==> flow/design.v <==
module FAdd(
    input rst,
    input clk,
    input  [31:0]               a,
    input  [31:0]               b,
    output reg [31:0]           c,
    output reg [2:0]           state
);
    parameter NAN = 32'b01111111100000000000000000000001;  
    parameter ZERO = 32'b0;  
    wire a_s = a[31];
    wire b_s = b[31];
    wire [7:0] a_e = a[30:23];
    wire [7:0] b_e = b[30:23];
    wire [22:0] a_m = a[22:0];
    wire [22:0] b_m = b[22:0];
    wire a_e_max = a_e == 8'b11111111;
    wire b_e_max = b_e == 8'b11111111;
    wire a_e_min = a_e == 8'b0;
    wire b_e_min = b_e == 8'b0;
    wire a_m_min = a_m == 23'b0;
    wire b_m_min = b_m == 23'b0;
    wire a_inf = a_e_max & a_m_min;
    wire b_inf = b_e_max & b_m_min;
    wire a_nan = a_e_max & ~a_m_min;
    wire b_nan = b_e_max & ~b_m_min;
    wire a_zero = a_e_min & a_m_min;
    wire b_zero = b_e_min & b_m_min;
    wire a_denorm = a_e_min & ~a_m_min;
    wire b_denorm = b_e_min & ~b_m_min;
    wire inverse = (a_s ^ b_s) & (a_e == b_e) & (a_m == b_m);
    wire special_case = a_nan | b_nan | a_inf | b_inf | a_zero | b_zero | inverse;
    wire [31:0] special_output = (a_nan | b_nan) ? NAN :
    a_inf ? ((b_inf & (a_s ^ b_s)) ? NAN : a) :
    b_inf ? b :
    a_zero ? ((b_zero & (a_s ^ b_s) ? ZERO : b)) :
    b_zero ? a :
    inverse ? ZERO : 32'hffffffff;
    reg a_sign;
    reg b_sign;
    reg [26:0] a_add;
    reg [26:0] b_add;
    reg [7:0] a_exp;
    reg [7:0] b_exp;
    parameter READ = 3'd0,
    ALIGN = 3'd1,
    ADD = 3'd2,
    NORM = 3'd3,
    DENORM = 3'd4,
    ROUND = 3'd5,
    PACK = 3'd6,
    OUTPUT = 3'd7;
    reg c_sign;
    reg[27:0] c_add;
    reg[7:0] c_exp;
always @(posedge clk) begin
if (!rst) begin
    state <= READ;
end
else begin
case (state)
READ: begin
    a_sign <= a_s;
    b_sign <= b_s;
    a_add <= {~a_denorm, a_m, 3'b0};
    b_add <= {~b_denorm, b_m, 3'b0};
    a_exp <= a_denorm ? 8'b1 : a_e;
    b_exp <= b_denorm ? 8'b1 : b_e;
    c <= special_output;
    state <= special_case ? OUTPUT : ALIGN;
end
ALIGN: begin
    if (a_exp > b_exp) begin
        b_exp <= b_exp + 1;
        b_add <= b_add >> 1;
        b_add[0] <= b_add[0] | b_add[1];  
    end else if (a_exp < b_exp) begin
        a_exp <= a_exp + 1;
        a_add <= a_add >> 1;
        a_add[0] <= a_add[0] | a_add[1];
    end else begin
        state <= ADD;
    end
end
ADD: begin
    c_exp <= a_exp;
    if (a_sign == b_sign) begin
        c_add <= a_add + b_add;
        c_sign <= a_sign;
    end else if (a_add > b_add) begin
        c_add <= a_add - b_add;
        c_sign <= a_sign;
    end else begin
        c_add <= b_add - a_add;
        c_sign <= b_sign;
    end
    state <= NORM;
end
NORM: begin
    if (c_add[27]) begin  
        c_exp <= c_exp + 1;
        c_add <= c_add >> 1;
        c_add[0] <= c_add[0] | c_add[1];
    end else if (~c_add[26] & c_exp != 8'b0) begin  
        c_exp <= c_exp - 1;
        c_add <= c_add << 1;
    end else begin
        state <= DENORM;
    end
end
DENORM: begin
    if (c_exp == 8'b0) begin  
        c_exp <= c_exp + 1;
        c_add <= c_add >> 1;
        c_add[0] <= c_add[0] | c_add[1];
    end
    state <= ROUND;
end
ROUND: begin
    if (c_add[2] & (c_add[1] | c_add[0] | c_add[3])) begin
        c_add <= c_add + 4'b1000;
    end
    state <= PACK;
end
PACK: begin
    c[31] <= c_sign;
    c[22:0] <= c_add[25:3];
    if (c_exp == 8'b11111111) begin  
        c[30:0] <= {8'b11111111, 23'b0};
    end else if (c_add[27]) begin  
        c[30:23] <= c_exp + 1;
    end else if (~c_add[26]) begin  
        c[30:23] <= c_exp - 1;
    end else begin
        c[30:23] <= c_exp;
    end
    state <= OUTPUT;
end
OUTPUT: begin
end
endcase
end
end
endmodule
# Tool chain data of FAdd
# Each step is given for the RTL above and for the edited RTL.
# Lines under "before" count in the file above, lines under "after" in the edited file.
# "change" is "after" less "before", of the values as shown; "rel_change_pct" is that difference over "before", in percent.
# Operators carry their Yosys type and port widths (W data, S select, Z words).
# Library cell names are shortened.
# A cell with -- has no value.
# inputs
top	FAdd
clock_port	clk
library	sky130hd
pvt_corner	tt_025C_1v80

# Edit of the RTL
# Unified diff, file above to edited file.
# The edit is scripted: it alters the design's behaviour and was not made to optimise anything.
# begin of diff
@@ -123,18 +123,4 @@
     state <= PACK;
 end
-PACK: begin
-    c[31] <= c_sign;
-    c[22:0] <= c_add[25:3];
-    if (c_exp == 8'b11111111) begin  
-        c[30:0] <= {8'b11111111, 23'b0};
-    end else if (c_add[27]) begin  
-        c[30:23] <= c_exp + 1;
-    end else if (~c_add[26]) begin  
-        c[30:23] <= c_exp - 1;
-    end else begin
-        c[30:23] <= c_exp;
-    end
-    state <= OUTPUT;
-end
 OUTPUT: begin
 end
# end of diff

# Word-level counts
# Yosys after proc, flatten, opt, wreduce and memory -nomap, before mapping. Memory bits, and registers merged into a memory's read port (data or address), are not among the register bits. Print and check cells are not counted. Equal cells are merged and count once.
# classes
item	before	after	change	rel_change_pct
add_sub_neg	8	8	0	0.00
compare	3	3	0	0.00
n_eq	21	19	-2	-9.52
mux	58	48	-10	-17.24
logic	30	30	0	0.00
reduce_logical	21	18	-3	-14.29
# op_table
operator	before	after	change	rel_change_pct
$mux W8	11	8	-3	-27.27
$mux W1	11	9	-2	-18.18
$reduce_and A2 Y1	3	1	-2	-66.67
$mux W32	8	7	-1	-12.50
$eq A3 B3 Y1 const B	3	2	-1	-33.33
$eq A8 B8 Y1 const B	3	2	-1	-33.33
$pmux W1 S2	3	2	-1	-33.33
$pmux W8 S2	3	2	-1	-33.33
$reduce_bool A2 Y1	2	1	-1	-50.00
$mux W23	1	0	-1	-100.00
$pmux W23 S2	1	0	-1	-100.00
$pmux W3 S7	1	0	-1	-100.00
$reduce_bool A7 Y1	1	0	-1	-100.00
$pmux W3 S6	0	1	1	--
$reduce_bool A6 Y1	0	1	1	--
# Unchanged operator kinds not shown: 35.
# bits
item	before	after	change	rel_change_pct
regBits	144	143	-1	-0.69
output_inout_bits	35	35	0	0.00
elab_cells	153	137	-16	-10.46

# Logic depth
# Depth = most cells in a row (Yosys ltp): at word level without a register or memory, in the mapped netlist without a sequential cell, where the memories' decode and read muxes count.
# logic_depth
item	before	after	change	rel_change_pct
word_depth	11	11	0	0.00
abc_area	0	0	--	--
mapped_depth	15	14	-1	-6.67
ltp_nobuf	12	12	0	0.00

# Mapped cells and area
# The flow's flattened synthesis, as Yosys stat reports it; memories are mapped. The netlist is that of the ABC_AREA named above (0 if unset); the other value can give another one.
# synth_totals
item	before	after	change	rel_change_pct
mapped_cells	1542	1423	-119	-7.72
yosys_area_um2	13037.5	12595.8	-441.7	-3.39
ffs	144	143	-1	-0.69
# types
cell_type	before	after	change	rel_change_pct
nand2_1	170	75	-95	-55.88
o21ai_0	131	50	-81	-61.83
nor2_1	124	180	56	45.16
mux2_2	4	51	47	1175.00
xnor2_1	35	68	33	94.29
xor2_1	57	25	-32	-56.14
a21oi_1	92	121	29	31.52
a22o_1	29	1	-28	-96.55
clkbuf_1	75	51	-24	-32.00
a211oi_1	7	17	10	142.86
nand4_1	22	31	9	40.91
o21ai_1	16	25	9	56.25
nand3_1	46	38	-8	-17.39
a32oi_1	8	0	-8	-100.00
a21o_1	26	19	-7	-26.92
inv_1	97	91	-6	-6.19
and3_1	17	23	6	35.29
or3_1	13	7	-6	-46.15
# Unchanged cell types not shown: 10.
# Not every row of either side is listed.

# Path before layout
# Source: OpenSTA report_checks on the synthesized netlist (no wires, ideal clock, input and output delay 20% of the period each), path of least setup slack; recovery checks are left aside. Register names are those of the netlist, which keeps one name where synthesis merged equal registers.
# synth_timing
item	before	after	change	rel_change_pct
kind	input port to flip-flop	input port to flip-flop	--	--
startpoint	in rst	in rst	--	--
endpoint	reg c[0]	reg a_add[0]	--	--
clock_period_ps	10000	10000	0	0.00
input_delay_ps	2000	2000	0	0.00
setup_time_ps	461	439	-22	--
launch_ps	2000	2000	0	0.00
t_arrival_ps	4283	3805	-478	-11.16
required_time_ps	9539	9561	22	0.23
path_slack_ps	5256	5756	500	--
path_delay_ps	2744	2244	-500	-18.22
driving_pins	2	2	0	0.00
synth_period_reached_ps	4744	4244	-500	-10.54
# "path_delay_ps" = arrival - input delay + setup time.
# "driving_pins" counts driving pins, that of a launching flip-flop among them; a cell with two outputs on the path counts twice.
# "synth_period_reached_ps" is the clock period less the worst setup slack; recovery checks do not enter. This is arithmetic on one report: input and output delays are still those of the set period (20% each).
# Between the ends stands the longest chain of elaborated cells between them, by number of cells; it is not shown to be the way that was timed. Of several equally long chains one is given.
# Each line given opens the expression or statement behind the cell; cells for indexed reads and writes are added by Yosys, which also makes memories of some case tables.
# At most two assigning lines are given for a register; there are more.
# synth_via_before
cell_sequence	nand2b_1 > nor3_1
elab_chain_cells	1
cells_between	1
lines_between	0
cone_classes	reduce/logical (1)
# synth_lines_before
item	line	rtl
start: declaration	2	input rst,
$reduce_and A2 Y1	--
end: assignment	69	c <= special_output;
end: assignment	127	c[22:0] <= c_add[25:3];
end: declaration	6	output reg [31:0]           c,
# synth_via_after
cell_sequence	nand2_1 > a21oi_1
elab_chain_cells	1
cells_between	1
lines_between	0
cone_classes	reduce/logical (1)
# synth_lines_after
item	line	rtl
start: declaration	2	input rst,
$reduce_and A4 Y1	--
end: assignment	65	a_add <= {~a_denorm, a_m, 3'b0};
end: assignment	79	a_add <= a_add >> 1;
end: declaration	41	reg [26:0] a_add;

# Path in the finished layout
# From the final timing report of each run of set A: the path of least setup slack in the routed layout; clock arrival at registers is part of the times.
# The path's times are printed in steps of 10 ps; the period is the one set.
# layout_timing
item	before	after	change	rel_change_pct
kind	input port to flip-flop	input port to flip-flop	--	--
startpoint	in b[17]	in b[11]	--	--
endpoint	reg c[5]	reg c[12]	--	--
clock_period_ps	10000	10000	0	0.00
input_delay_ps	2000	2000	0	0.00
setup_time_ps	130	140	10	--
launch_ps	2000	2000	0	0.00
t_arrival_ps	5600	5590	-10	-0.18
required_time_ps	10330	10300	-30	-0.29
path_slack_ps	4730	4710	-20	--
driving_pins	8	12	4	50.00
# Between the ends stands the longest chain of elaborated cells between them, by number of cells; it is not shown to be the way that was timed. Of several equally long chains one is given.
# At most two assigning lines are given for a register; there are more.
# layout_via_before
cell_sequence	clkdlybuf4s50_1 > nor4_1 > nand4_1 > or3_2 > a221oi_2 > nor2_2 > o21ai_0 > a22o_1
elab_chain_cells	9
cells_between	19
cone_classes	eq/ne (1); mux (9); logic (8); reduce/logical (1)
# layout_lines_before
item	line	rtl
start: declaration	5	input  [31:0]               b,
$eq A23 B23 Y1	31	wire inverse = (a_s ^ b_s) & (a_e == b_e) & (a_m == b_m);
$and A1 B1 Y1	31
$mux W32	38	inverse ? ZERO : 32'hffffffff;
$mux W32	37	b_zero ? a :
$mux W32	36	a_zero ? ((b_zero & (a_s ^ b_s) ? ZERO : b)) :
$mux W32	35	b_inf ? b :
$mux W32	34	a_inf ? ((b_inf & (a_s ^ b_s)) ? NAN : a) :
$mux W32	33	wire [31:0] special_output = (a_nan | b_nan) ? NAN :
$pmux W23 S2	61	case (state)
end: assignment	69	c <= special_output;
end: assignment	127	c[22:0] <= c_add[25:3];
end: declaration	6	output reg [31:0]           c,
# layout_via_after
cell_sequence	clkdlybuf4s50_1 > nor4_1 > nand4_1 > nor2_1 > nand3_1 > buf_4 > nor2b_1 > or2_0 > buf_4 > nor2_1 > a21oi_1 > nor2_1
elab_chain_cells	7
cells_between	17
cone_classes	eq/ne (1); mux (7); logic (8); reduce/logical (1)
# layout_lines_after
item	line	rtl
start: declaration	5	input  [31:0]               b,
$eq A23 B23 Y1	31	wire inverse = (a_s ^ b_s) & (a_e == b_e) & (a_m == b_m);
$and A1 B1 Y1	31
$mux W32	38	inverse ? ZERO : 32'hffffffff;
$mux W32	37	b_zero ? a :
$mux W32	36	a_zero ? ((b_zero & (a_s ^ b_s) ? ZERO : b)) :
$mux W32	35	b_inf ? b :
$mux W32	34	a_inf ? ((b_inf & (a_s ^ b_s)) ? NAN : a) :
end: assignment	69	c <= special_output;
end: declaration	6	output reg [31:0]           c,

# Flow runs
# Both versions went through the flow (Yosys, OpenROAD) with the same settings in each pair. Constraints: input delay and output delay 20% of the set period each, output load 0.01 pF.
# settings_set_A
CORE_UTILIZATION	40
period_ns	10.0
CAP_MARGIN	20
CORE_MARGIN	2
SLEW_MARGIN	20
# measured_set_A
item	before	after	change	rel_change_pct
synthArea_um2	13037.5	12595.8	-441.7	-3.39
dieArea_um2	34053.2	32925.9	-1127.3	-3.31
cell_area_final_um2	14938.1	14510.2	-427.9	-2.86
final_setup_ws_ps	4733	4707	-26	--
total_negative_slack_ps	0	0	0	--
timing.hold.ws_ps	596	628	32	--
power.total_uw	2924	2191	-733	-25.07
period_less_ws_ps	5267	5293	26	0.49
# settings_set_B
CORE_ASPECT_RATIO	1.03
CORE_MARGIN	3
CORE_UTILIZATION	40
CTS_CLUSTER_DIAMETER	244
GPL_ROUTABILITY_DRIVEN	1
MIN_ROUTING_LAYER	met1
PLACE_DENSITY_LB_ADDON	0.27
SETUP_SLACK_MARGIN	0.19
period_ns	3.3
CAP_MARGIN	20
SLEW_MARGIN	20
# measured_set_B
item	before	after	change	rel_change_pct
synthArea_um2	13037.5	12595.8	-441.7	-3.39
dieArea_um2	34796.6	33655.3	-1141.3	-3.28
cell_area_final_um2	18612.9	16419.5	-2193.4	-11.78
final_setup_ws_ps	-104	142	246	--
total_negative_slack_ps	-711	0	711	--
timing.hold.ws_ps	583	628	45	--
power.total_uw	11232	7321	-3911	-34.82
period_less_ws_ps	3404	3158	-246	-7.23
# "period_less_ws_ps" means the clock period less the worst setup slack. The figure is calculated, with input and output delays left at 20% of the set period.
# "power.total_uw" is the tool's figure for a default switching activity; nothing was simulated.
